==> flow/design.v <==
module ALUb
	(output reg [7:0] Result,
	output reg [3:0] NZVC,  
	input wire [7:0] A, B,
	input wire [2:0] ALU_Sel);
	always @ (*)
		begin
			case (ALU_Sel)
				3'b000: begin		 
							{NZVC[0], Result} = A + B; 		 
							NZVC[3] = Result[7];			 
							if (Result==0)
								NZVC[2] = 1;				 
							else
								NZVC[2] = 0;
							if (A[7]==0 && B[7]==0 && Result[7]==1) 		 
								NZVC[1] = 1;
							else if (A[7]==1 && B[7]==1 && Result[7]==0)
								NZVC[1] = 1;
							else
								NZVC[1] = 0;
						end
				3'b001: begin		 
							{NZVC[0], Result} = A + 1;
							NZVC[3] = Result[7];
							if (Result==0)
								NZVC[2] = 1;
							else
								NZVC[2] = 0;
							if (A[7]==0 && Result[7]==1) 
								NZVC[1] = 1;
							else
								NZVC[1] = 0;
						end	
				3'b010: begin		 
							{NZVC[0], Result} = A - B;
							NZVC[3] = Result[7];
							if (Result==0)
								NZVC[2] = 1;
							else
								NZVC[2] = 0;
							if (A[7]==0 && B[7]==1 && Result[7]==1) 
								NZVC[1] = 1;
							else if (A[7]==1 && B[7]==0 && Result[7]==0)
								NZVC[1] = 1;
							else 
								NZVC[1] = 0;
						end
				3'b011: begin		 
							{NZVC[0], Result} = A - 1;
							NZVC[3] = Result[7];
							if (Result==0)
								NZVC[2] = 1;
							else
								NZVC[2] = 0;
							if (A[7]==1 && Result[7]==0) 
								NZVC[1] = 1;
							else 
								NZVC[1] = 0;          
						end	
				3'b100: begin			 
							Result = A & B;
							NZVC[3] = Result[7];
							if (Result==0)
								NZVC[2] = 1;
							else
								NZVC[2] = 0;
							NZVC[1] = 0;
							NZVC[0] = 0;
						end
				3'b101: begin		 
							Result = A | B;
							NZVC[3] = Result[7];
							if (Result==0)
								NZVC[2] = 1;
							else
								NZVC[2] = 0;
							NZVC[1] = 0;
							NZVC[0] = 0;
						end
				3'b110: begin		 
							Result = A ^ B;
							NZVC[3] = Result[7];
							if (Result==0)
								NZVC[2] = 1;
							else
								NZVC[2] = 0;
							NZVC[1] = 0;
							NZVC[0] = 0;
						end
				3'b111: begin		 
							Result = ~A;
							NZVC[3] = Result[7];
							if (Result==0)
								NZVC[2] = 1;
							else
								NZVC[2] = 0;
							NZVC[1] = 0;
							NZVC[0] = 0;
						end	
				default: begin
							Result = 8'hXX;
							NZVC = 4'hX; 
						end
				endcase	
		end	
endmodule
module data_path 
	(output reg [7:0] address,
	output reg [7:0] to_memory,
	output reg [7:0] IR_out,
	output reg [3:0] CCR_Result, 
	input wire [7:0] from_memory,
	input wire [2:0] ALU_Sel,
	input wire [1:0] Bus1_Sel, Bus2_Sel,
	input wire IR_Load, MAR_Load, PC_Load, A_Load, B_Load, CCR_Load, PC_Inc,
	input wire Clk, Reset);
	wire [3:0] NZVC;
	reg [7:0] IR;
	reg [7:0] Bus1, Bus2;
	reg [7:0] PC, MAR, A, B;
	wire [7:0] ALU_Result;
	always @ (Bus1_Sel, PC, A, B) 
	begin: MUX_BUS1
		case (Bus1_Sel)
			2'b00 : Bus1 = PC;
			2'b01 : Bus1 = A;
			2'b10 : Bus1 = B; 
			default : Bus1 = 8'h00;
		endcase 
	end
	always @ (Bus2_Sel, ALU_Result, Bus1, from_memory) 
	begin: MUX_BUS2
		case (Bus2_Sel)
			2'b00 : Bus2 = ALU_Result;
			2'b01 : Bus2 = Bus1;
			2'b10 : Bus2 = from_memory; 
			default : Bus2 = 8'h00;
		endcase 
	end	
	always @ (Bus1, MAR) 
	begin
		to_memory = Bus1;
		address = MAR; 
	end
	always @ (posedge Clk or negedge Reset)
	begin: INSTRUCTION_REGISTER
		if (!Reset) begin
			IR <= 8'h00;
			IR_out <= 8'h00;  
		end else begin
			if (IR_Load) begin
				IR <= Bus2;
				IR_out <= Bus2;
			end
		end
	end
	always @ (posedge Clk or negedge Reset)
	begin: MEMORY_ADDRESS_REGISTER
		if (!Reset)
			MAR <= 8'h00;
		else
			if (MAR_Load)
				MAR <= Bus2;
	end
	always @ (posedge Clk or negedge Reset)
	begin: PROGRAM_COUNTER
		if (!Reset)
			PC <= 8'h00;
		else
			if (PC_Load)
				PC <= Bus2;
			else if (PC_Inc)
				PC <= MAR + 1;
	end
	always @ (posedge Clk or negedge Reset)  
	begin: A_REGISTER
		if (!Reset)
			A <= 8'h00;
		else
			if (A_Load)
				A <= Bus2;
	end
	always @ (posedge Clk or negedge Reset)  
	begin: B_REGISTER
		if (!Reset)
			B <= 8'h00;
		else
			if (B_Load)
				B <= Bus2;
	end
	ALUb alu(.A(A), .B(B), .ALU_Sel(ALU_Sel), .NZVC(NZVC), .Result(ALU_Result));  
	always @ (posedge Clk or negedge Reset)  
	begin: CONDITION_CODE_REGISTER
		if (!Reset)
			CCR_Result <= 4'h0;
		else
			if (CCR_Load)
				CCR_Result <= NZVC;
	end
endmodule
module control_unit 
	(output reg IR_Load, 
	 output reg MAR_Load, 
	 output reg PC_Load, PC_Inc, 
	 output reg A_Load, B_Load,
	 output reg CCR_Load,
	 output reg [2:0] ALU_Sel,
	 output reg [1:0] Bus1_Sel, Bus2_Sel,
	 output reg write, 
	 input wire [7:0] IR, 
	 input wire [3:0] CCR_Result,
     input wire Clk, Reset);
  	reg [7:0] current_state, next_state;
  	parameter S0_FETCH = 0,   
              S1_FETCH = 1,
              S2_FETCH = 2,
              S3_DECODE = 3,  
              S4_LDA_IMM = 4,  
              S5_LDA_IMM = 5,
              S6_LDA_IMM = 6,
              S4_LDA_DIR = 7,  
              S5_LDA_DIR = 8,
              S6_LDA_DIR = 9,
              S7_LDA_DIR = 10,
              S8_LDA_DIR = 11,
			  S4_STA_DIR = 12,  
			  S5_STA_DIR = 13, 
			  S6_STA_DIR = 14, 
			  S7_STA_DIR = 15, 
			  S4_LDB_IMM = 16,  
			  S5_LDB_IMM = 17,
			  S6_LDB_IMM = 18,
			  S4_LDB_DIR = 19,  
			  S5_LDB_DIR = 20,
			  S6_LDB_DIR = 21,
			  S7_LDB_DIR = 22,
			  S8_LDB_DIR = 23,
			  S4_STB_DIR = 24,  
			  S5_STB_DIR = 25,
			  S6_STB_DIR = 26,
			  S7_STB_DIR = 27,
			  S4_BRA = 28,  
			  S5_BRA = 29,
			  S6_BRA = 30,
			  S4_BEQ = 31,  
			  S5_BEQ = 32,
			  S6_BEQ = 33,
			  S7_BEQ = 34,  
			  S4_BNE = 35,  
			  S5_BNE = 36,
			  S6_BNE = 37,
			  S7_BNE = 38,  
			  S4_BMI = 39,  
			  S5_BMI = 40,
			  S6_BMI = 41, 
			  S7_BMI = 42,  
			  S4_BPL = 43,  
			  S5_BPL = 44,
			  S6_BPL = 45,
			  S7_BPL = 46,  
			  S4_BVS = 47,  
			  S5_BVS = 48,
			  S6_BVS = 49,
			  S7_BVS = 50,  
			  S4_BVC = 51,  
			  S5_BVC = 52, 
			  S6_BVC = 53,
			  S7_BVC = 54,  
			  S4_BCS = 55,  
			  S5_BCS = 56,
			  S6_BCS = 57,
			  S7_BCS = 58,  
			  S4_BCC = 59,  
			  S5_BCC = 60,
			  S6_BCC = 61,
			  S7_BCC = 62,  
			  S4_ADD_AB = 63,  
			  S4_SUB_AB = 64,  
			  S4_AND_AB = 65,  
			  S4_OR_AB = 66,  
 			  S4_INCA = 67,  
			  S4_INCB = 68,  
			  S4_DECA = 69,  
			  S4_DECB = 70,  
			  S4_XORAB = 71,  
			  S4_NOTA = 72,  
			  S4_NOTB = 73,  
			  S4_ADDAB_LDB = 74,  
			  S8_BSKIP = 75;  
			  parameter LDA_IMM = 8'h86;  
			  parameter LDA_DIR = 8'h87;  
			  parameter LDB_IMM = 8'h88;  
			  parameter LDB_DIR = 8'h89;  
			  parameter STA_DIR = 8'h96;  
			  parameter STB_DIR = 8'h97;  
			  parameter ADD_AB = 8'h42;  
			  parameter SUB_AB = 8'h43;  
			  parameter AND_AB = 8'h44;  
			  parameter OR_AB = 8'h45;  
			  parameter INCA = 8'h46;  
			  parameter INCB = 8'h47;  
			  parameter DECA = 8'h48;  
			  parameter DECB = 8'h49;  
			  parameter XOR_AB = 8'h4A;  
			  parameter NOTA = 8'h4B;  
			  parameter NOTB = 8'h4C;  
			  parameter ADDAB_LDB = 8'h4D;  
			  parameter BRA = 8'h20;  
			  parameter BMI = 8'h21;  
			  parameter BPL = 8'h22;  
			  parameter BEQ = 8'h23;  
			  parameter BNE = 8'h24;  
			  parameter BVS = 8'h25;  
			  parameter BVC = 8'h26;  
			  parameter BCS = 8'h27;  
			  parameter BCC = 8'h28;  
  	always @ (posedge Clk or negedge Reset)
  		begin: STATE_MEMORY
  			if (!Reset)
  				current_state <= S0_FETCH;
  			else
  				current_state <= next_state;
  		end
  	always @ (*)
  		begin: NEXT_STATE_LOGIC
  			case (current_state)
  				S0_FETCH : next_state = S1_FETCH;
  				S1_FETCH : next_state = S2_FETCH;
  				S2_FETCH : next_state = S3_DECODE;
  				S3_DECODE : if (IR == LDA_IMM) next_state = S4_LDA_IMM;
  							 else if (IR == LDA_DIR) next_state = S4_LDA_DIR;
  							 else if (IR == STA_DIR) next_state = S4_STA_DIR;
							 else if (IR == LDB_IMM) next_state = S4_LDB_IMM;
							 else if (IR == LDB_DIR) next_state = S4_LDB_DIR;
							 else if (IR == STA_DIR) next_state = S4_STA_DIR;
							 else if (IR == STB_DIR) next_state = S4_STB_DIR;
							 else if (IR == ADD_AB) next_state = S4_ADD_AB;
							 else if (IR == ADDAB_LDB) next_state = S4_ADDAB_LDB;
							 else if (IR == SUB_AB) next_state = S4_SUB_AB;
							 else if (IR == AND_AB) next_state = S4_AND_AB;
							 else if (IR == OR_AB) next_state = S4_OR_AB;
							 else if (IR == INCA) next_state = S4_INCA;
							 else if (IR == INCB) next_state = S4_INCB;
							 else if (IR == DECA) next_state = S4_DECA;
							 else if (IR == DECB) next_state = S4_DECB;
							 else if (IR == XOR_AB) next_state = S4_XORAB;
							 else if (IR == NOTA) next_state = S4_NOTA;
							 else if (IR == NOTB) next_state = S4_NOTB;
							 else if (IR == BRA) next_state = S4_BRA;
							 else if (IR == BMI) 
								begin
									if (CCR_Result[3] == 1)
										next_state = S4_BMI;
									else
										next_state = S7_BMI;
								end
							 else if (IR == BPL) 
								begin
									if (CCR_Result[3] == 0)
										next_state = S4_BPL;
									else
										next_state = S7_BPL;
								end
							 else if (IR == BEQ) 
							 	begin
									if (CCR_Result[2] == 1)
										next_state = S4_BEQ;
									else
										next_state = S7_BEQ;
								end
							 else if (IR == BNE) 
							 	begin
									if (CCR_Result[2] == 0)
										next_state = S4_BNE;
									else
										next_state = S7_BNE;
								end
							 else if (IR == BVS) 
							 	begin
									if (CCR_Result[1] == 1)
										next_state = S4_BVS;
									else
										next_state = S7_BVS;
								end
							 else if (IR == BVC) 
							 	begin
									if (CCR_Result[1] == 0)
										next_state = S4_BVC;
									else
										next_state = S7_BVC;
								end
							 else if (IR == BCS) 
							 	begin
									if (CCR_Result[0] == 1)
										next_state = S4_BCS;
									else
										next_state = S7_BCS;
								end
							 else if (IR == BCC) 
							 	begin
									if (CCR_Result[0] == 0)
										next_state = S4_BCC;
									else
										next_state = S7_BCC;
								end
							 else next_state = S3_DECODE;  
  				S4_LDA_IMM : next_state = S5_LDA_IMM;  
  				S5_LDA_IMM : next_state = S6_LDA_IMM;
				S6_LDA_IMM : next_state = S0_FETCH;
				S4_LDA_DIR : next_state = S5_LDA_DIR;
				S5_LDA_DIR : next_state = S6_LDA_DIR;
				S6_LDA_DIR : next_state = S7_LDA_DIR;
				S7_LDA_DIR : next_state = S8_LDA_DIR;
				S8_LDA_DIR : next_state = S0_FETCH;
				S4_STA_DIR : next_state = S5_STA_DIR;
				S5_STA_DIR : next_state = S6_STA_DIR;
				S6_STA_DIR : next_state = S7_STA_DIR;
				S7_STA_DIR : next_state = S0_FETCH;
				S4_LDB_IMM : next_state = S5_LDB_IMM;
				S5_LDB_IMM : next_state = S6_LDB_IMM;
				S6_LDB_IMM : next_state = S0_FETCH;
				S4_LDB_DIR : next_state = S5_LDB_DIR;
				S5_LDB_DIR : next_state = S6_LDB_DIR;
				S6_LDB_DIR : next_state = S7_LDB_DIR;
				S7_LDB_DIR : next_state = S8_LDB_DIR;
				S8_LDB_DIR : next_state = S0_FETCH;
				S4_STB_DIR : next_state = S5_STB_DIR;
				S5_STB_DIR : next_state = S6_STB_DIR;
				S6_STB_DIR : next_state = S7_STB_DIR;
				S7_STB_DIR : next_state = S0_FETCH;
				S4_BRA : next_state = S5_BRA;
				S5_BRA : next_state = S6_BRA;
				S6_BRA : next_state = S0_FETCH;
			  	S4_BEQ : next_state = S5_BEQ;
				S5_BEQ : next_state = S6_BEQ;
				S6_BEQ : next_state = S0_FETCH;
				S7_BEQ : next_state = S8_BSKIP;
				S4_BNE : next_state = S5_BNE;
				S5_BNE : next_state = S6_BNE;
				S6_BNE : next_state = S0_FETCH;
				S7_BNE : next_state = S8_BSKIP;
				S4_BMI : next_state = S5_BMI;
				S5_BMI : next_state = S6_BMI;
				S6_BMI : next_state = S0_FETCH;
				S7_BMI : next_state = S8_BSKIP;
				S4_BPL : next_state = S5_BPL;
				S5_BPL : next_state = S6_BPL;
				S6_BPL : next_state = S0_FETCH;
				S7_BPL : next_state = S8_BSKIP;
				S4_BVS : next_state = S5_BVS;
				S5_BVS : next_state = S6_BVS;
				S6_BVS : next_state = S0_FETCH;
				S7_BVS : next_state = S8_BSKIP;
				S4_BVC : next_state = S5_BVC;
				S5_BVC : next_state = S6_BVC;
				S6_BVC : next_state = S0_FETCH;
				S7_BVC : next_state = S8_BSKIP;
				S4_BCS : next_state = S5_BCS;
				S5_BCS : next_state = S6_BCS;
				S6_BCS : next_state = S0_FETCH;
				S7_BCS : next_state = S8_BSKIP;
				S4_BCC : next_state = S5_BCC;
				S5_BCC : next_state = S6_BCC;
				S6_BCC : next_state = S0_FETCH;
				S7_BCC : next_state = S8_BSKIP;
				S8_BSKIP : next_state = S0_FETCH;
				S4_ADD_AB : next_state = S0_FETCH;
				S4_SUB_AB : next_state = S0_FETCH;
				S4_AND_AB : next_state = S0_FETCH;
				S4_OR_AB : next_state = S0_FETCH;
				S4_INCA : next_state = S0_FETCH;
  				default  : next_state = S0_FETCH;
  			endcase
  		end
  		always @ (*)
  			begin: OUTPUT_LOGIC
  				case (current_state)
  					S0_FETCH : 
  						begin  
  							IR_Load = 0;
							MAR_Load = 1;
							PC_Load = 0;
							PC_Inc = 0;
 							A_Load = 0;
							B_Load = 0;
 							ALU_Sel = 3'b000;
 							CCR_Load = 0;
 							Bus1_Sel = 2'b00;  
  							Bus2_Sel = 2'b01;  
 							write = 0;
						end
					S1_FETCH : 
  						begin  
  							IR_Load = 0;
							MAR_Load = 0;
							PC_Load = 0;
							PC_Inc = 1;
 							A_Load = 0;
							B_Load = 0;
 							ALU_Sel = 3'b000;
 							CCR_Load = 0;
 							Bus1_Sel = 2'b00;  
  							Bus2_Sel = 2'b01;  
 							write = 0;
						end
					S2_FETCH :
						begin  
							IR_Load = 1;
							MAR_Load = 0;
							PC_Load = 0;
							PC_Inc = 0;
 							A_Load = 0;
							B_Load = 0;
 							ALU_Sel = 3'b000;
 							CCR_Load = 0;
 							Bus1_Sel = 2'b00;  
  							Bus2_Sel = 2'b10;  
 							write = 0;
						end
					S3_DECODE : 
  						begin  
  							IR_Load = 0;
							MAR_Load = 0;
							PC_Load = 0;
							PC_Inc = 0;
 							A_Load = 0;
							B_Load = 0;
 							ALU_Sel = 3'b000;
 							CCR_Load = 0;
 							Bus1_Sel = 2'b00;  
  							Bus2_Sel = 2'b01;  
 							write = 0;
						end
					S4_LDA_IMM : 
  						begin  
  							IR_Load = 0;
							MAR_Load = 1;
							PC_Load = 0;
							PC_Inc = 0;
 							A_Load = 0;
							B_Load = 0;
 							ALU_Sel = 3'b000;
 							CCR_Load = 0;
 							Bus1_Sel = 2'b00;  
  							Bus2_Sel = 2'b01;  
 							write = 0;
						end
					S5_LDA_IMM : 
  						begin  
  							IR_Load = 0;
							MAR_Load = 0;
							PC_Load = 0;
							PC_Inc = 1;
 							A_Load = 0;
							B_Load = 0;
 							ALU_Sel = 3'b000;
 							CCR_Load = 0;
 							Bus1_Sel = 2'b00;  
  							Bus2_Sel = 2'b10;  
 							write = 0;
						end
					S6_LDA_IMM : 
  						begin  
  							IR_Load = 0;
							MAR_Load = 0;
							PC_Load = 0;
							PC_Inc = 0;
 							A_Load = 1;
							B_Load = 0;
 							ALU_Sel = 3'b000;
 							CCR_Load = 0;
 							Bus1_Sel = 2'b00;  
  							Bus2_Sel = 2'b10;  
 							write = 0;
						end
					S4_LDA_DIR : 
  						begin  
  							IR_Load = 0;
							MAR_Load = 1;
							PC_Load = 0;
							PC_Inc = 0;
 							A_Load = 0;
							B_Load = 0;
 							ALU_Sel = 3'b000;
 							CCR_Load = 0;
 							Bus1_Sel = 2'b00;  
  							Bus2_Sel = 2'b01;  
 							write = 0;
						end
					S5_LDA_DIR : 
  						begin  
  							IR_Load = 0;
							MAR_Load = 0;
							PC_Load = 0;
							PC_Inc = 1;
 							A_Load = 0;
							B_Load = 0;
 							ALU_Sel = 3'b000;
 							CCR_Load = 0;
 							Bus1_Sel = 2'b00;  
  							Bus2_Sel = 2'b10;  
 							write = 0;
						end
					S6_LDA_DIR : 
  						begin  
  							IR_Load = 0;
							MAR_Load = 1;
							PC_Load = 0;
							PC_Inc = 0;
 							A_Load = 0;
							B_Load = 0;
 							ALU_Sel = 3'b000;
 							CCR_Load = 0;
 							Bus1_Sel = 2'b00;  
  							Bus2_Sel = 2'b10;  
 							write = 0;
						end
					S7_LDA_DIR :
						begin  
  							IR_Load = 0;
							MAR_Load = 0;
							PC_Load = 0;
							PC_Inc = 0;
 							A_Load = 0;
							B_Load = 0;
 							ALU_Sel = 3'b000;
 							CCR_Load = 0;
 							Bus1_Sel = 2'b00;  
  							Bus2_Sel = 2'b10;  
 							write = 0;
						end
					S8_LDA_DIR :
						begin  
  							IR_Load = 0;
							MAR_Load = 0;
							PC_Load = 0;
							PC_Inc = 0;
 							A_Load = 1;
							B_Load = 0;
 							ALU_Sel = 3'b000;
 							CCR_Load = 0;
 							Bus1_Sel = 2'b00;  
  							Bus2_Sel = 2'b10;  
 							write = 0;
						end
					S4_LDB_IMM : 
  						begin  
  							IR_Load = 0;
							MAR_Load = 1;
							PC_Load = 0;
							PC_Inc = 0;
 							A_Load = 0;
							B_Load = 0;
 							ALU_Sel = 3'b000;
 							CCR_Load = 0;
 							Bus1_Sel = 2'b00;  
  							Bus2_Sel = 2'b01;  
 							write = 0;
						end
					S5_LDB_IMM : 
  						begin  
  							IR_Load = 0;
							MAR_Load = 0;
							PC_Load = 0;
							PC_Inc = 1;
 							A_Load = 0;
							B_Load = 0;
 							ALU_Sel = 3'b000;
 							CCR_Load = 0;
 							Bus1_Sel = 2'b00;  
  							Bus2_Sel = 2'b10;  
 							write = 0;
						end
					S6_LDB_IMM : 
  						begin  
  							IR_Load = 0;
							MAR_Load = 0;
							PC_Load = 0;
							PC_Inc = 0;
 							A_Load = 0;
							B_Load = 1;
 							ALU_Sel = 3'b000;
 							CCR_Load = 0;
 							Bus1_Sel = 2'b00;  
  							Bus2_Sel = 2'b10;  
 							write = 0;
						end
					S4_LDB_DIR : 
  						begin  
  							IR_Load = 0;
							MAR_Load = 1;
							PC_Load = 0;
							PC_Inc = 0;
 							A_Load = 0;
							B_Load = 0;
 							ALU_Sel = 3'b000;
 							CCR_Load = 0;
 							Bus1_Sel = 2'b00;  
  							Bus2_Sel = 2'b01;  
 							write = 0;
						end
					S5_LDB_DIR : 
  						begin  
  							IR_Load = 0;
							MAR_Load = 0;
							PC_Load = 0;
							PC_Inc = 1;
 							A_Load = 0;
							B_Load = 0;
 							ALU_Sel = 3'b000;
 							CCR_Load = 0;
 							Bus1_Sel = 2'b00;  
  							Bus2_Sel = 2'b10;  
 							write = 0;
						end
					S6_LDB_DIR : 
  						begin  
  							IR_Load = 0;
							MAR_Load = 1;
							PC_Load = 0;
							PC_Inc = 0;
 							A_Load = 0;
							B_Load = 0;
 							ALU_Sel = 3'b000;
 							CCR_Load = 0;
 							Bus1_Sel = 2'b00;  
  							Bus2_Sel = 2'b10;  
 							write = 0;
						end
					S7_LDB_DIR : 
  						begin  
  							IR_Load = 0;
							MAR_Load = 0;
							PC_Load = 0;
							PC_Inc = 0;
 							A_Load = 0;
							B_Load = 0;
 							ALU_Sel = 3'b000;
 							CCR_Load = 0;
 							Bus1_Sel = 2'b00;  
  							Bus2_Sel = 2'b10;  
 							write = 0;
						end
					S8_LDB_DIR :
						begin  
  							IR_Load = 0;
							MAR_Load = 0;
							PC_Load = 0;
							PC_Inc = 0;
 							A_Load = 0;
							B_Load = 1;
 							ALU_Sel = 3'b000;
 							CCR_Load = 0;
 							Bus1_Sel = 2'b00;  
  							Bus2_Sel = 2'b10;  
 							write = 0;
						end
					S4_STA_DIR : 
  						begin  
  							IR_Load = 0;
							MAR_Load = 1;
							PC_Load = 0;
							PC_Inc = 0;
 							A_Load = 0;
							B_Load = 0;
 							ALU_Sel = 3'b000;
 							CCR_Load = 0;
 							Bus1_Sel = 2'b00;  
  							Bus2_Sel = 2'b01;  
 							write = 0;
						end
					S5_STA_DIR : 
  						begin  
  							IR_Load = 0;
							MAR_Load = 0;
							PC_Load = 0;
							PC_Inc = 1;
 							A_Load = 0;
							B_Load = 0;
 							ALU_Sel = 3'b000;
 							CCR_Load = 0;
 							Bus1_Sel = 2'b00;  
  							Bus2_Sel = 2'b10;  
 							write = 0;
						end
					S6_STA_DIR : 
  						begin  
  							IR_Load = 0;
							MAR_Load = 1;
							PC_Load = 0;
							PC_Inc = 0;
 							A_Load = 0;
							B_Load = 0;
 							ALU_Sel = 3'b000;
 							CCR_Load = 0;
 							Bus1_Sel = 2'b00;  
  							Bus2_Sel = 2'b10;  
 							write = 0;
						end
					S7_STA_DIR : 
  						begin  
  							IR_Load = 0;
							MAR_Load = 0;
							PC_Load = 0;
							PC_Inc = 0;
 							A_Load = 0;
							B_Load = 0;
 							ALU_Sel = 3'b000;
 							CCR_Load = 0;
 							Bus1_Sel = 2'b01;  
  							Bus2_Sel = 2'b00;  
 							write = 1;
						end
					S4_STB_DIR : 
  						begin  
  							IR_Load = 0;
							MAR_Load = 1;
							PC_Load = 0;
							PC_Inc = 0;
 							A_Load = 0;
							B_Load = 0;
 							ALU_Sel = 3'b000;
 							CCR_Load = 0;
 							Bus1_Sel = 2'b00;  
  							Bus2_Sel = 2'b01;  
 							write = 0;
						end
					S5_STB_DIR : 
  						begin  
  							IR_Load = 0;
							MAR_Load = 0;
							PC_Load = 0;
							PC_Inc = 1;
 							A_Load = 0;
							B_Load = 0;
 							ALU_Sel = 3'b000;
 							CCR_Load = 0;
 							Bus1_Sel = 2'b00;  
  							Bus2_Sel = 2'b10;  
 							write = 0;
						end
					S6_STB_DIR : 
  						begin  
  							IR_Load = 0;
							MAR_Load = 1;
							PC_Load = 0;
							PC_Inc = 0;
 							A_Load = 0;
							B_Load = 0;
 							ALU_Sel = 3'b000;
 							CCR_Load = 0;
 							Bus1_Sel = 2'b00;  
  							Bus2_Sel = 2'b10;  
 							write = 0;
						end
					S7_STB_DIR : 
  						begin  
  							IR_Load = 0;
							MAR_Load = 0;
							PC_Load = 0;
							PC_Inc = 0;
 							A_Load = 0;
							B_Load = 0;
 							ALU_Sel = 3'b000;
 							CCR_Load = 0;
 							Bus1_Sel = 2'b10;  
  							Bus2_Sel = 2'b00;  
 							write = 1;
						end
					S4_ADD_AB : 
  						begin  
  							IR_Load = 0;
							MAR_Load = 0;
							PC_Load = 0;
							PC_Inc = 0;
 							A_Load = 1;
							B_Load = 0;
 							ALU_Sel = 3'b000;
 							CCR_Load = 1;
 							Bus1_Sel = 2'b01;  
  							Bus2_Sel = 2'b00;  
 							write = 0;
						end
					S4_SUB_AB :
						begin  
							IR_Load = 0;
							MAR_Load = 0;
							PC_Load = 0;
							PC_Inc = 0;
 							A_Load = 1;
							B_Load = 0;
 							ALU_Sel = 3'b010;
 							CCR_Load = 1;
 							Bus1_Sel = 2'b01;  
  							Bus2_Sel = 2'b00;  
 							write = 0;
						end
					S4_AND_AB :
						begin  
							IR_Load = 0;
							MAR_Load = 0;
							PC_Load = 0;
							PC_Inc = 0;
 							A_Load = 1;
							B_Load = 0;
 							ALU_Sel = 3'b100;
 							CCR_Load = 1;
 							Bus1_Sel = 2'b01;  
  							Bus2_Sel = 2'b00;  
 							write = 0;
						end
					S4_OR_AB :
						begin  
							IR_Load = 0;
							MAR_Load = 0;
							PC_Load = 0;
							PC_Inc = 0;
 							A_Load = 1;
							B_Load = 0;
 							ALU_Sel = 3'b101;
 							CCR_Load = 1;
 							Bus1_Sel = 2'b01;  
  							Bus2_Sel = 2'b00;  
 							write = 0;
						end
					S4_INCA :
						begin  
							IR_Load = 0;
							MAR_Load = 0;
							PC_Load = 0;
							PC_Inc = 0;
 							A_Load = 1;
							B_Load = 0;
 							ALU_Sel = 3'b001;
 							CCR_Load = 1;
 							Bus1_Sel = 2'b01;  
  							Bus2_Sel = 2'b00;  
 							write = 0;
						end
					S4_DECA :
						begin  
							IR_Load = 0;
							MAR_Load = 0;
							PC_Load = 0;
							PC_Inc = 0;
 							A_Load = 1;
							B_Load = 0;
 							ALU_Sel = 3'b011;
 							CCR_Load = 1;
 							Bus1_Sel = 2'b01;  
  							Bus2_Sel = 2'b00;  
 							write = 0;
						end
					S4_XORAB :
						begin  
							IR_Load = 0;
							MAR_Load = 0;
							PC_Load = 0;
							PC_Inc = 0;
 							A_Load = 1;
							B_Load = 0;
 							ALU_Sel = 3'b110;
 							CCR_Load = 1;
 							Bus1_Sel = 2'b01;  
  							Bus2_Sel = 2'b00;  
 							write = 0;
						end
					S4_NOTA :
						begin  
							IR_Load = 0;
							MAR_Load = 0;
							PC_Load = 0;
							PC_Inc = 0;
 							A_Load = 1;
							B_Load = 0;
 							ALU_Sel = 3'b111;
 							CCR_Load = 1;
 							Bus1_Sel = 2'b01;  
  							Bus2_Sel = 2'b00;  
 							write = 0;
						end
					S4_ADDAB_LDB :
						begin  
							IR_Load = 0;
							MAR_Load = 0;
							PC_Load = 0;
							PC_Inc = 0;
 							A_Load = 0;
							B_Load = 1;
 							ALU_Sel = 3'b000;
 							CCR_Load = 1;
 							Bus1_Sel = 2'b01;  
  							Bus2_Sel = 2'b00;  
 							write = 0;
						end
					S4_INCB :
						begin  
							IR_Load = 0;
							MAR_Load = 0;
							PC_Load = 0;
							PC_Inc = 0;
							A_Load = 0;
							B_Load = 1;
							ALU_Sel = 3'b001;
							CCR_Load = 1;
							Bus1_Sel = 2'b10;  
							Bus2_Sel = 2'b00;  
							write = 0;
						end
					S4_DECB :
						begin  
							IR_Load = 0;
							MAR_Load = 0;
							PC_Load = 0;
							PC_Inc = 0;
							A_Load = 0;
							B_Load = 1;
							ALU_Sel = 3'b011;
							CCR_Load = 1;
							Bus1_Sel = 2'b10;  
							Bus2_Sel = 2'b00;  
							write = 0;
						end
					S4_NOTB :
						begin  
							IR_Load = 0;
							MAR_Load = 0;
							PC_Load = 0;
							PC_Inc = 0;
							A_Load = 0;
							B_Load = 1;
							ALU_Sel = 3'b111;
							CCR_Load = 1;
							Bus1_Sel = 2'b10;  
							Bus2_Sel = 2'b00;  
							write = 0;
						end
					S4_BRA :
						begin  
							IR_Load = 0;
							MAR_Load = 1;
							PC_Load = 0;
							PC_Inc = 0;
							A_Load = 0;
							B_Load = 0;
							ALU_Sel = 3'b000;
							CCR_Load = 0;
							Bus1_Sel = 2'b00;  
							Bus2_Sel = 2'b01;  
							write = 0;
						end
					S5_BRA :
						begin  
							IR_Load = 0;
							MAR_Load = 0;
							PC_Load = 0;
							PC_Inc = 0;
							A_Load = 0;
							B_Load = 0;
							ALU_Sel = 3'b000;
							CCR_Load = 0;
							Bus1_Sel = 2'b00;  
							Bus2_Sel = 2'b10;  
							write = 0;
						end
					S6_BRA :
						begin  
							IR_Load = 0;
							MAR_Load = 0;
							PC_Load = 1;
							PC_Inc = 0;
							A_Load = 0;
							B_Load = 0;
							ALU_Sel = 3'b000;
							CCR_Load = 0;
							Bus1_Sel = 2'b00;  
							Bus2_Sel = 2'b10;  
							write = 0;
						end
					S4_BMI :
						begin  
							IR_Load = 0;
							MAR_Load = 1;
							PC_Load = 0;
							PC_Inc = 0;
							A_Load = 0;
							B_Load = 0;
							ALU_Sel = 3'b000;
							CCR_Load = 0;
							Bus1_Sel = 2'b00;  
							Bus2_Sel = 2'b01;  
							write = 0;
						end
					S5_BMI :
						begin  
							IR_Load = 0;
							MAR_Load = 0;
							PC_Load = 0;
							PC_Inc = 0;
							A_Load = 0;
							B_Load = 0;
							ALU_Sel = 3'b000;
							CCR_Load = 0;
							Bus1_Sel = 2'b00;  
							Bus2_Sel = 2'b10;  
							write = 0;
						end
					S6_BMI :
						begin  
							IR_Load = 0;
							MAR_Load = 0;
							PC_Load = 1;
							PC_Inc = 0;
							A_Load = 0;
							B_Load = 0;
							ALU_Sel = 3'b000;
							CCR_Load = 0;
							Bus1_Sel = 2'b00;  
							Bus2_Sel = 2'b10;  
							write = 0;
						end
					S7_BMI :
						begin  
							IR_Load = 0;
							MAR_Load = 1;
							PC_Load = 0;
							PC_Inc = 0;
							A_Load = 0;
							B_Load = 0;
							ALU_Sel = 3'b000;
							CCR_Load = 0;
							Bus1_Sel = 2'b00;  
							Bus2_Sel = 2'b01;  
							write = 0;
						end
					S4_BPL :
						begin  
							IR_Load = 0;
							MAR_Load = 1;
							PC_Load = 0;
							PC_Inc = 0;
							A_Load = 0;
							B_Load = 0;
							ALU_Sel = 3'b000;
							CCR_Load = 0;
							Bus1_Sel = 2'b00;  
							Bus2_Sel = 2'b01;  
							write = 0;
						end
					S5_BPL :
						begin  
							IR_Load = 0;
							MAR_Load = 0;
							PC_Load = 0;
							PC_Inc = 0;
							A_Load = 0;
							B_Load = 0;
							ALU_Sel = 3'b000;
							CCR_Load = 0;
							Bus1_Sel = 2'b00;  
							Bus2_Sel = 2'b10;  
							write = 0;
						end
					S6_BPL :
						begin  
							IR_Load = 0;
							MAR_Load = 0;
							PC_Load = 1;
							PC_Inc = 0;
							A_Load = 0;
							B_Load = 0;
							ALU_Sel = 3'b000;
							CCR_Load = 0;
							Bus1_Sel = 2'b00;  
							Bus2_Sel = 2'b10;  
							write = 0;
						end
					S7_BPL :
						begin  
							IR_Load = 0;
							MAR_Load = 1;
							PC_Load = 0;
							PC_Inc = 0;
							A_Load = 0;
							B_Load = 0;
							ALU_Sel = 3'b000;
							CCR_Load = 0;
							Bus1_Sel = 2'b00;  
							Bus2_Sel = 2'b01;  
							write = 0;
						end
					S4_BEQ :
						begin  
							IR_Load = 0;
							MAR_Load = 1;
							PC_Load = 0;
							PC_Inc = 0;
							A_Load = 0;
							B_Load = 0;
							ALU_Sel = 3'b000;
							CCR_Load = 0;
							Bus1_Sel = 2'b00;  
							Bus2_Sel = 2'b01;  
							write = 0;
						end
					S5_BEQ :
						begin  
							IR_Load = 0;
							MAR_Load = 0;
							PC_Load = 0;
							PC_Inc = 0;
							A_Load = 0;
							B_Load = 0;
							ALU_Sel = 3'b000;
							CCR_Load = 0;
							Bus1_Sel = 2'b00;  
							Bus2_Sel = 2'b10;  
							write = 0;
						end
					S6_BEQ :
						begin  
							IR_Load = 0;
							MAR_Load = 0;
							PC_Load = 1;
							PC_Inc = 0;
							A_Load = 0;
							B_Load = 0;
							ALU_Sel = 3'b000;
							CCR_Load = 0;
							Bus1_Sel = 2'b00;  
							Bus2_Sel = 2'b10;  
							write = 0;
						end
					S7_BEQ :
						begin  
							IR_Load = 0;
							MAR_Load = 1;
							PC_Load = 0;
							PC_Inc = 0;
							A_Load = 0;
							B_Load = 0;
							ALU_Sel = 3'b000;
							CCR_Load = 0;
							Bus1_Sel = 2'b00;  
							Bus2_Sel = 2'b01;  
							write = 0;
						end
					S4_BNE :
						begin  
							IR_Load = 0;
							MAR_Load = 1;
							PC_Load = 0;
							PC_Inc = 0;
							A_Load = 0;
							B_Load = 0;
							ALU_Sel = 3'b000;
							CCR_Load = 0;
							Bus1_Sel = 2'b00;  
							Bus2_Sel = 2'b01;  
							write = 0;
						end
					S5_BNE :
						begin  
							IR_Load = 0;
							MAR_Load = 0;
							PC_Load = 0;
							PC_Inc = 0;
							A_Load = 0;
							B_Load = 0;
							ALU_Sel = 3'b000;
							CCR_Load = 0;
							Bus1_Sel = 2'b00;  
							Bus2_Sel = 2'b10;  
							write = 0;
						end
					S6_BNE :
						begin  
							IR_Load = 0;
							MAR_Load = 0;
							PC_Load = 1;
							PC_Inc = 0;
							A_Load = 0;
							B_Load = 0;
							ALU_Sel = 3'b000;
							CCR_Load = 0;
							Bus1_Sel = 2'b00;  
							Bus2_Sel = 2'b10;  
							write = 0;
						end
					S7_BNE :
						begin  
							IR_Load = 0;
							MAR_Load = 1;
							PC_Load = 0;
							PC_Inc = 0;
							A_Load = 0;
							B_Load = 0;
							ALU_Sel = 3'b000;
							CCR_Load = 0;
							Bus1_Sel = 2'b00;  
							Bus2_Sel = 2'b01;  
							write = 0;
						end
					S4_BVS :
						begin  
							IR_Load = 0;
							MAR_Load = 1;
							PC_Load = 0;
							PC_Inc = 0;
							A_Load = 0;
							B_Load = 0;
							ALU_Sel = 3'b000;
							CCR_Load = 0;
							Bus1_Sel = 2'b00;  
							Bus2_Sel = 2'b01;  
							write = 0;
						end
					S5_BVS :
						begin  
							IR_Load = 0;
							MAR_Load = 0;
							PC_Load = 0;
							PC_Inc = 0;
							A_Load = 0;
							B_Load = 0;
							ALU_Sel = 3'b000;
							CCR_Load = 0;
							Bus1_Sel = 2'b00;  
							Bus2_Sel = 2'b10;  
							write = 0;
						end
					S6_BVS :
						begin  
							IR_Load = 0;
							MAR_Load = 0;
							PC_Load = 1;
							PC_Inc = 0;
							A_Load = 0;
							B_Load = 0;
							ALU_Sel = 3'b000;
							CCR_Load = 0;
							Bus1_Sel = 2'b00;  
							Bus2_Sel = 2'b10;  
							write = 0;
						end
					S7_BVS :
						begin  
							IR_Load = 0;
							MAR_Load = 1;
							PC_Load = 0;
							PC_Inc = 0;
							A_Load = 0;
							B_Load = 0;
							ALU_Sel = 3'b000;
							CCR_Load = 0;
							Bus1_Sel = 2'b00;  
							Bus2_Sel = 2'b01;  
							write = 0;
						end
					S4_BVC :
						begin  
							IR_Load = 0;
							MAR_Load = 1;
							PC_Load = 0;
							PC_Inc = 0;
							A_Load = 0;
							B_Load = 0;
							ALU_Sel = 3'b000;
							CCR_Load = 0;
							Bus1_Sel = 2'b00;  
							Bus2_Sel = 2'b01;  
							write = 0;
						end
					S5_BVC :
						begin  
							IR_Load = 0;
							MAR_Load = 0;
							PC_Load = 0;
							PC_Inc = 0;
							A_Load = 0;
							B_Load = 0;
							ALU_Sel = 3'b000;
							CCR_Load = 0;
							Bus1_Sel = 2'b00;  
							Bus2_Sel = 2'b10;  
							write = 0;
						end
					S6_BVC :
						begin  
							IR_Load = 0;
							MAR_Load = 0;
							PC_Load = 1;
							PC_Inc = 0;
							A_Load = 0;
							B_Load = 0;
							ALU_Sel = 3'b000;
							CCR_Load = 0;
							Bus1_Sel = 2'b00;  
							Bus2_Sel = 2'b10;  
							write = 0;
						end
					S7_BVC :
						begin  
							IR_Load = 0;
							MAR_Load = 1;
							PC_Load = 0;
							PC_Inc = 0;
							A_Load = 0;
							B_Load = 0;
							ALU_Sel = 3'b000;
							CCR_Load = 0;
							Bus1_Sel = 2'b00;  
							Bus2_Sel = 2'b01;  
							write = 0;
						end
					S4_BCS :
						begin  
							IR_Load = 0;
							MAR_Load = 1;
							PC_Load = 0;
							PC_Inc = 0;
							A_Load = 0;
							B_Load = 0;
							ALU_Sel = 3'b000;
							CCR_Load = 0;
							Bus1_Sel = 2'b00;  
							Bus2_Sel = 2'b01;  
							write = 0;
						end
					S5_BCS :
						begin  
							IR_Load = 0;
							MAR_Load = 0;
							PC_Load = 0;
							PC_Inc = 0;
							A_Load = 0;
							B_Load = 0;
							ALU_Sel = 3'b000;
							CCR_Load = 0;
							Bus1_Sel = 2'b00;  
							Bus2_Sel = 2'b10;  
							write = 0;
						end
					S6_BCS :
						begin  
							IR_Load = 0;
							MAR_Load = 0;
							PC_Load = 1;
							PC_Inc = 0;
							A_Load = 0;
							B_Load = 0;
							ALU_Sel = 3'b000;
							CCR_Load = 0;
							Bus1_Sel = 2'b00;  
							Bus2_Sel = 2'b10;  
							write = 0;
						end
					S7_BCS :
						begin  
							IR_Load = 0;
							MAR_Load = 1;
							PC_Load = 0;
							PC_Inc = 0;
							A_Load = 0;
							B_Load = 0;
							ALU_Sel = 3'b000;
							CCR_Load = 0;
							Bus1_Sel = 2'b00;  
							Bus2_Sel = 2'b01;  
							write = 0;
						end
					S4_BCC :
						begin  
							IR_Load = 0;
							MAR_Load = 1;
							PC_Load = 0;
							PC_Inc = 0;
							A_Load = 0;
							B_Load = 0;
							ALU_Sel = 3'b000;
							CCR_Load = 0;
							Bus1_Sel = 2'b00;  
							Bus2_Sel = 2'b01;  
							write = 0;
						end
					S5_BCC :
						begin  
							IR_Load = 0;
							MAR_Load = 0;
							PC_Load = 0;
							PC_Inc = 0;
							A_Load = 0;
							B_Load = 0;
							ALU_Sel = 3'b000;
							CCR_Load = 0;
							Bus1_Sel = 2'b00;  
							Bus2_Sel = 2'b10;  
							write = 0;
						end
					S6_BCC :
						begin  
							IR_Load = 0;
							MAR_Load = 0;
							PC_Load = 1;
							PC_Inc = 0;
							A_Load = 0;
							B_Load = 0;
							ALU_Sel = 3'b000;
							CCR_Load = 0;
							Bus1_Sel = 2'b00;  
							Bus2_Sel = 2'b10;  
							write = 0;
						end
					S7_BCC :
						begin  
							IR_Load = 0;
							MAR_Load = 1;
							PC_Load = 0;
							PC_Inc = 0;
							A_Load = 0;
							B_Load = 0;
							ALU_Sel = 3'b000;
							CCR_Load = 0;
							Bus1_Sel = 2'b00;  
							Bus2_Sel = 2'b01;  
							write = 0;
						end
					S8_BSKIP :
						begin  
							IR_Load = 0;
							MAR_Load = 0;
							PC_Load = 0;
							PC_Inc = 1;
							A_Load = 0;
							B_Load = 0;
							ALU_Sel = 3'b000;
							CCR_Load = 0;
							Bus1_Sel = 2'b00;  
							Bus2_Sel = 2'b10;  
							write = 0;
						end
					default : 
						begin
							IR_Load = 0;
							MAR_Load = 0;
							PC_Load = 0;
							PC_Inc = 0;
							A_Load = 0;
							B_Load = 0;
							ALU_Sel = 3'b000;
							CCR_Load = 0;
							Bus1_Sel = 2'b00;  
							Bus2_Sel = 2'b00;  
							write = 0;
						end
  				endcase
  			end
endmodule
module cpu 
	(output wire [7:0] address,
	 output wire [7:0] to_memory,
	 output wire write,
	 input wire [7:0] from_memory, 
     input wire clk, reset);
        wire IR_Load;
    wire MAR_Load;
    wire PC_Load;
    wire PC_Inc;
    wire A_Load;
    wire B_Load;
    wire CCR_Load;
    wire[2:0] ALU_Sel;
    wire[1:0] Bus1_Sel, Bus2_Sel;
    wire[7:0] IR;
    wire[3:0] CCR_Result;
	control_unit ctrl_un0 (
        .IR_Load(IR_Load),
        .MAR_Load(MAR_Load),
        .PC_Load(PC_Load),
        .PC_Inc(PC_Inc),
        .A_Load(A_Load),
        .B_Load(B_Load),
        .CCR_Load(CCR_Load),
        .ALU_Sel(ALU_Sel),
        .Bus1_Sel(Bus1_Sel),
        .Bus2_Sel(Bus2_Sel),
        .write(write),
        .IR(IR),
        .CCR_Result(CCR_Result),
        .Clk(clk),
        .Reset(reset)
	);
	data_path dt_pht0 (
		.address(address),
        .to_memory(to_memory),
        .IR_out(IR),
        .CCR_Result(CCR_Result),
        .from_memory(from_memory),
        .ALU_Sel(ALU_Sel),
        .Bus1_Sel(Bus1_Sel),
        .Bus2_Sel(Bus2_Sel),
        .IR_Load(IR_Load),
        .MAR_Load(MAR_Load),
        .PC_Load(PC_Load),
        .PC_Inc(PC_Inc),
        .A_Load(A_Load),
        .B_Load(B_Load),
        .CCR_Load(CCR_Load),
        .Clk(clk),
        .Reset(reset)
	);
endmodule
==> reports on cpu <==
Step by step through the tools: cpu --
Module cpu before and after one edit of its RTL, step after step. Lines under "unedited" count in the file above, lines under "edited" in the edited file. "difference" is "edited" less "unedited", of the values as shown. Operators carry their Yosys type and port widths (W data, S select, Z words). A cell with - has no value.
Set-up: top cpu, clock clk, standard-cell library sky130hd, corner tt_025C_1v80

Diff --
Unified diff, file above to edited file. This change comes from a script, not from a designer. The edited design behaves differently; no optimisation was intended.
begin of diff
@@ -1592,8 +1592,11 @@
         .Reset(reset)
 	);
+	wire [7:0] address_p, address_n;
+	wire [7:0] to_memory_p, to_memory_n;
+	wire [7:0] IR_p, IR_n;
 	data_path dt_pht0 (
-		.address(address),
-        .to_memory(to_memory),
-        .IR_out(IR),
+		.address(address_p),
+        .to_memory(to_memory_p),
+        .IR_out(IR_p),
         .CCR_Result(CCR_Result),
         .from_memory(from_memory),
@@ -1611,3 +1614,10 @@
         .Reset(reset)
 	);
+	data_path dt_pht0_x (.address(address_n), .to_memory(to_memory_n), .IR_out(IR_n),
+	    .from_memory(from_memory), .ALU_Sel(ALU_Sel), .Bus1_Sel(Bus1_Sel), .Bus2_Sel(Bus2_Sel),
+	    .IR_Load(IR_Load), .MAR_Load(MAR_Load), .PC_Load(~PC_Load), .PC_Inc(PC_Inc), .A_Load(A_Load),
+	    .B_Load(B_Load), .CCR_Load(CCR_Load), .Clk(clk), .Reset(reset));
+	assign address = address_p ^ address_n;
+	assign to_memory = to_memory_p ^ to_memory_n;
+	assign IR = IR_p ^ IR_n;
 endmodule
end of diff

Word level --
Counts by Yosys on the flattened word-level netlist (proc, flatten, opt, wreduce; memories kept). Register bits leave out memories and registers merged into their read ports (data or address). Print and check cells are left out. Cells with the same type and inputs are merged into one. Memory sizes are those after Yosys's memory passes, which may raise the word count (mostly to a power of two), join words into wider ones and drop unused or constant bits.
Word-level totals:
- register bits | unedited 52, edited 92, difference +40
- ROM bits | unedited 1920, edited 1920, difference 0
- memory cells | unedited 1, edited 1, difference 0
- elaborated cells | unedited 192, edited 215, difference +23
Memories:
- shape (words x width / read and write ports) | unedited 128 x 15 bit 1R0W, edited 128 x 15 bit 1R0W
Cells by class:
- add/subtract/negate cells | unedited 5, edited 10, difference +5
- equality and inequality tests | unedited 85, edited 86, difference +1
- mux-type cells | unedited 60, edited 65, difference +5
- bitwise logic cells | unedited 9, edited 16, difference +7
- reduce/logical cells | unedited 25, edited 25, difference 0
Operators by type and width:
- $xor A8 B8 Y8 | unedited 1, edited 5, difference +4
- $mux W8 | unedited 29, edited 31, difference +2
- $pmux W8 S3 | unedited 2, edited 4, difference +2
- $add A8 B1 Y8 const B | unedited 1, edited 3, difference +2
- $and A8 B8 Y8 | unedited 1, edited 2, difference +1
- $not A8 Y8 | unedited 1, edited 2, difference +1
- $or A8 B8 Y8 | unedited 1, edited 2, difference +1
- $pmux W8 S8 | unedited 1, edited 2, difference +1
- $add A8 B8 Y8 | unedited 0, edited 1, difference +1
- $ne A2 B1 Y1 const B | unedited 0, edited 1, difference +1
- $sub A8 B1 Y8 const B | unedited 0, edited 1, difference +1
- $sub A8 B8 Y8 | unedited 0, edited 1, difference +1
Operator kinds equal on both sides are left out: 34.

Depth --
Longest topological path by Yosys (ltp), each cell counted once; first at word level (registers and memories cut), then after technology mapping (sequential cells cut; the memories' decode and read muxes count).
Logic depth:
- depth in word-level cells | unedited 29, edited 30, difference +1
- ABC_AREA | unedited 0, edited 0
- mapped depth | unedited 12, edited 19, difference +7
- depth with buffers taken out | unedited 11, edited 17, difference +6

Netlist --
Source: synth_stat.txt of the flow (Yosys; design flattened, memories mapped). It holds for the ABC_AREA given above (unset counts as 0); a run with the other value may have another netlist.
Cells by type:
- sky130_fd_sc_hd__nor2_1 | unedited 63, edited 124, difference +61
- sky130_fd_sc_hd__dfrtp_1 | unedited 51, edited 91, difference +40
- sky130_fd_sc_hd__nand2_1 | unedited 71, edited 95, difference +24
- sky130_fd_sc_hd__a21oi_1 | unedited 67, edited 91, difference +24
- sky130_fd_sc_hd__ha_1 | unedited 38, edited 62, difference +24
- sky130_fd_sc_hd__o21ai_0 | unedited 48, edited 69, difference +21
- sky130_fd_sc_hd__inv_1 | unedited 32, edited 53, difference +21
- sky130_fd_sc_hd__xor2_1 | unedited 8, edited 29, difference +21
- sky130_fd_sc_hd__mux2i_1 | unedited 6, edited 26, difference +20
- sky130_fd_sc_hd__xnor2_1 | unedited 17, edited 33, difference +16
- sky130_fd_sc_hd__a22oi_1 | unedited 5, edited 15, difference +10
- sky130_fd_sc_hd__clkbuf_1 | unedited 36, edited 44, difference +8
- sky130_fd_sc_hd__o22ai_1 | unedited 14, edited 22, difference +8
- sky130_fd_sc_hd__and3_1 | unedited 16, edited 9, difference -7
- sky130_fd_sc_hd__o21ai_1 | unedited 11, edited 18, difference +7
- sky130_fd_sc_hd__o211ai_1 | unedited 12, edited 18, difference +6
- sky130_fd_sc_hd__nor3_1 | unedited 33, edited 28, difference -5
- sky130_fd_sc_hd__mux2_2 | unedited 17, edited 22, difference +5
Cell types equal on both sides are left out: 15. Not every row of either side is listed.
Mapped netlist:
- standard cells after synthesis | unedited 816, edited 1134, difference +318
- synthesis area (um^2) | unedited 6184.7, edited 8954.8, difference +2770.1
- sequential part of the area (um^2) | unedited 1276.2, edited 2277.2, difference +1001.0
- mapped flip-flops | unedited 51, edited 91, difference +40
- buffers | unedited 57, edited 74, difference +17
By module: a second synthesis without flattening, with its own total; a netlist apart from the flattened one above.
Second synthesis, totals:
- cells (unflattened synthesis) | unedited 788, edited 1294, difference +506
- area (unflattened synthesis) (um^2) | unedited 5933.2, edited 10206.0, difference +4272.8
Rows give one instance, submodules left out.
Modules, unedited:
- data_path | instances 1, cells 210, area 2075.7 um^2, sequential area 1101.1 um^2
- ALUb | instances 1, cells 271, area 1983.2 um^2, sequential area 0.0 um^2
- control_unit | instances 1, cells 307, area 1874.3 um^2, sequential area 175.2 um^2
- cpu | instances 1, cells 0, area 0.0 um^2, sequential area 0.0 um^2
Modules, edited:
- data_path | instances 2, cells 210, area 2075.7 um^2, sequential area 1101.1 um^2
- ALUb | instances 2, cells 271, area 1983.2 um^2, sequential area 0.0 um^2
- control_unit | instances 1, cells 307, area 1874.3 um^2, sequential area 175.2 um^2
- cpu | instances 1, cells 25, area 214.0 um^2, sequential area 0.0 um^2

Path before layout --
OpenSTA on the mapped netlist: ideal clock, no wires. The path of least setup slack (recovery checks aside). Input and output delay are each 20% of the period. Register names are those of the netlist, which keeps one name where synthesis merged equal registers.
Timing path after synthesis:
- kind | unedited reg-to-output, edited reg-to-output
- start | unedited register ctrl_un0.current_state[1], edited register ctrl_un0.current_state[1]
- end | unedited output port to_memory[2], edited output port to_memory[5]
- clock period (ps) | unedited 8000, edited 8000, difference 0
- external output delay (ps) | unedited 1600, edited 1600, difference 0
- time at the first pin (ps) | unedited 0, edited 0, difference 0
- arrival time (ps) | unedited 2117, edited 2597, difference +480
- slack (ps) | unedited 4283, edited 3803, difference -480
- delay of the path (ps) | unedited 2117, edited 2597, difference +480
- stages on the path | unedited 10, edited 13, difference +3
- buffers on the path | unedited 2, edited 2, difference 0
- synthesis period reached (ps) | unedited 3717, edited 4197, difference +480
"delay of the path" is the arrival time less input delay plus setup time. A path that ends at an output port has no setup time. "stages on the path": output pins that drive a net of the path, with the launching flip-flop's if there is one; two outputs of one cell count as two. "synthesis period reached" = period - worst setup slack (recovery checks aside). The figure is calculated, with input and output delays left at 20% of the set period. The rows between start and end are the longest chain of elaborated cells between them; the timing report does not say that the signal goes this way. Where chains are equally long, one stands for them. A line is the first line of the expression or statement that the cell stems from. Yosys adds cells for indexed reads and writes and turns some case tables into memories. The chain passes a memory read, where the word-level depth is cut; so it can be longer than that depth.
Between the ends, after synthesis, unedited: cell sequence sky130_fd_sc_hd__dfrtp_1 sky130_fd_sc_hd__ha_1 sky130_fd_sc_hd__buf_2 sky130_fd_sc_hd__nand2b_1 sky130_fd_sc_hd__or4_1 sky130_fd_sc_hd__and2_1 sky130_fd_sc_hd__clkbuf_2 sky130_fd_sc_hd__a21oi_1 sky130_fd_sc_hd__a2bb2oi_1 sky130_fd_sc_hd__inv_1, cells in the longest elaborated chain 4
Ends and longest elaborated chain, after synthesis, unedited:
- start, declared | RTL line 214 | reg [7:0] current_state, next_state;
- start, assigned | RTL line 321 | current_state <= S0_FETCH;
- start, assigned | RTL line 323 | current_state <= next_state;
- $mem_v2 Z128 W15 | RTL line 478 | case (current_state)
- $mux W15 | RTL line 478
- $eq A2 B2 Y1 | RTL line 125 | case (Bus1_Sel)
- $pmux W8 S3 | RTL line 125
- end, declared | RTL line 1562 | output wire [7:0] to_memory,
Between the ends, after synthesis, edited: cell sequence sky130_fd_sc_hd__dfrtp_1 sky130_fd_sc_hd__inv_1 sky130_fd_sc_hd__ha_1 sky130_fd_sc_hd__clkbuf_1 sky130_fd_sc_hd__nand2_1 sky130_fd_sc_hd__o22ai_1 sky130_fd_sc_hd__a32o_1 sky130_fd_sc_hd__buf_2 sky130_fd_sc_hd__mux2_2 sky130_fd_sc_hd__a22oi_1 sky130_fd_sc_hd__nor3b_1 sky130_fd_sc_hd__nor3_1 sky130_fd_sc_hd__a21oi_1, cells in the longest elaborated chain 5
Ends and longest elaborated chain, after synthesis, edited:
- start, declared | RTL line 214 | reg [7:0] current_state, next_state;
- start, assigned | RTL line 321 | current_state <= S0_FETCH;
- start, assigned | RTL line 323 | current_state <= next_state;
- $mem_v2 Z128 W15 | RTL line 478 | case (current_state)
- $mux W15 | RTL line 478
- $eq A2 B2 Y1 | RTL line 125 | case (Bus1_Sel)
- $pmux W8 S3 | RTL line 125
- $xor A8 B8 Y8 | RTL line 1621 | assign to_memory = to_memory_p ^ to_memory_n;
- end, declared | RTL line 1562 | output wire [7:0] to_memory,

Path in the finished layout --
Path of least setup slack in the final report of each run of pair 1 (OpenROAD, finished layout, wires in). Where an end is a register, its clock arrival counts in the times. The path's times are printed in steps of 10 ps; the period is the one set.
Timing path post-layout:
- kind | unedited reg-to-output, edited reg-to-output
- start | unedited register ctrl_un0.current_state[1], edited register ctrl_un0.current_state[1]
- end | unedited output port to_memory[2], edited output port to_memory[5]
- clock period (ps) | unedited 8000, edited 8000, difference 0
- external output delay (ps) | unedited 1600, edited 1600, difference 0
- time at the first pin (ps) | unedited 290, edited 350, difference +60
- arrival time (ps) | unedited 3820, edited 4270, difference +450
- slack (ps) | unedited 2580, edited 2130, difference -450
- stages on the path | unedited 9, edited 11, difference +2
- buffers on the path | unedited 1, edited 2, difference +1
The rows between start and end are the longest chain of elaborated cells between them; the timing report does not say that the signal goes this way. Where chains are equally long, one stands for them. The chain passes a memory read, where the word-level depth is cut; so it can be longer than that depth.
Between the ends, post-layout, unedited: cell sequence sky130_fd_sc_hd__dfrtp_1 sky130_fd_sc_hd__ha_1 sky130_fd_sc_hd__nand2b_1 sky130_fd_sc_hd__or4_1 sky130_fd_sc_hd__and2_1 sky130_fd_sc_hd__a21oi_1 sky130_fd_sc_hd__a2bb2oi_1 sky130_fd_sc_hd__inv_1 sky130_fd_sc_hd__clkdlybuf4s50_1, cells in the longest elaborated chain 4
Ends and longest elaborated chain, post-layout, unedited:
- start, declared | RTL line 214 | reg [7:0] current_state, next_state;
- start, assigned | RTL line 321 | current_state <= S0_FETCH;
- start, assigned | RTL line 323 | current_state <= next_state;
- $mem_v2 Z128 W15 | RTL line 478 | case (current_state)
- $mux W15 | RTL line 478
- $eq A2 B2 Y1 | RTL line 125 | case (Bus1_Sel)
- $pmux W8 S3 | RTL line 125
- end, declared | RTL line 1562 | output wire [7:0] to_memory,
Between the ends, post-layout, edited: cell sequence sky130_fd_sc_hd__dfrtp_1 sky130_fd_sc_hd__ha_1 sky130_fd_sc_hd__nor2b_1 sky130_fd_sc_hd__a32o_1 sky130_fd_sc_hd__buf_4 sky130_fd_sc_hd__mux2_2 sky130_fd_sc_hd__a22oi_1 sky130_fd_sc_hd__nor3b_1 sky130_fd_sc_hd__nor3_1 sky130_fd_sc_hd__a21oi_1 sky130_fd_sc_hd__clkdlybuf4s50_1, cells in the longest elaborated chain 5
Ends and longest elaborated chain, post-layout, edited:
- start, declared | RTL line 214 | reg [7:0] current_state, next_state;
- start, assigned | RTL line 321 | current_state <= S0_FETCH;
- start, assigned | RTL line 323 | current_state <= next_state;
- $mem_v2 Z128 W15 | RTL line 478 | case (current_state)
- $mux W15 | RTL line 478
- $eq A2 B2 Y1 | RTL line 125 | case (Bus1_Sel)
- $pmux W8 S3 | RTL line 125
- $xor A8 B8 Y8 | RTL line 1621 | assign to_memory = to_memory_p ^ to_memory_n;
- end, declared | RTL line 1562 | output wire [7:0] to_memory,

Layout results --
Both versions went through the flow (Yosys, OpenROAD) with the same settings in each pair. Constraints: input delay and output delay 20% of the set period each, output load 0.01 pF.
Settings, pair 1: period_ns 8.0, CAP_MARGIN 20, CORE_MARGIN 2, CORE_UTILIZATION 40, SLEW_MARGIN 20
Final reports, pair 1:
- post-synthesis cell area (um^2) | unedited 6184.7, edited 8954.8, difference +2770.1
- die outline area (um^2) | unedited 16472.4, edited 23600.6, difference +7128.2
- standard-cell area after layout (um^2) | unedited 6587.6, edited 9669.3, difference +3081.7
- final utilization (%) | unedited 43.5, edited 44.2, difference +0.7
- worst slack on setup checks (ps) | unedited 2582, edited 2129, difference -453
- total negative slack on setup checks (ps) | unedited 0, edited 0, difference 0
- post-route worst hold slack (ps) | unedited 552, edited 507, difference -45
- reached clock period (ps) | unedited 5418, edited 5871, difference +453
Settings, pair 2: ABC_AREA 0, CAP_MARGIN 30, CELL_PAD_IN_SITES_DETAIL_PLACEMENT 1, CELL_PAD_IN_SITES_GLOBAL_PLACEMENT 0, CORE_ASPECT_RATIO 0.98, CORE_UTILIZATION 34, CTS_CLUSTER_DIAMETER 368, PLACE_DENSITY 0.37, SETUP_SLACK_MARGIN 0.91, TNS_END_PERCENT 70, period_ns 8.85, CORE_MARGIN 2, SLEW_MARGIN 20
Final reports, pair 2:
- post-synthesis cell area (um^2) | unedited 6184.7, edited 8954.8, difference +2770.1
- die outline area (um^2) | unedited 19285.1, edited 27651.3, difference +8366.2
- standard-cell area after layout (um^2) | unedited 6701.4, edited 9830.7, difference +3129.3
- final utilization (%) | unedited 37.8, edited 38.2, difference +0.4
- worst slack on setup checks (ps) | unedited 3379, edited 2670, difference -709
- total negative slack on setup checks (ps) | unedited 0, edited 0, difference 0
- post-route worst hold slack (ps) | unedited 561, edited 504, difference -57
- reached clock period (ps) | unedited 5471, edited 6180, difference +709
"reached clock period": clock period set for the run, less the worst setup slack. It is reckoned from that one timing run; input and output delays stay at 20% of the period that was set.
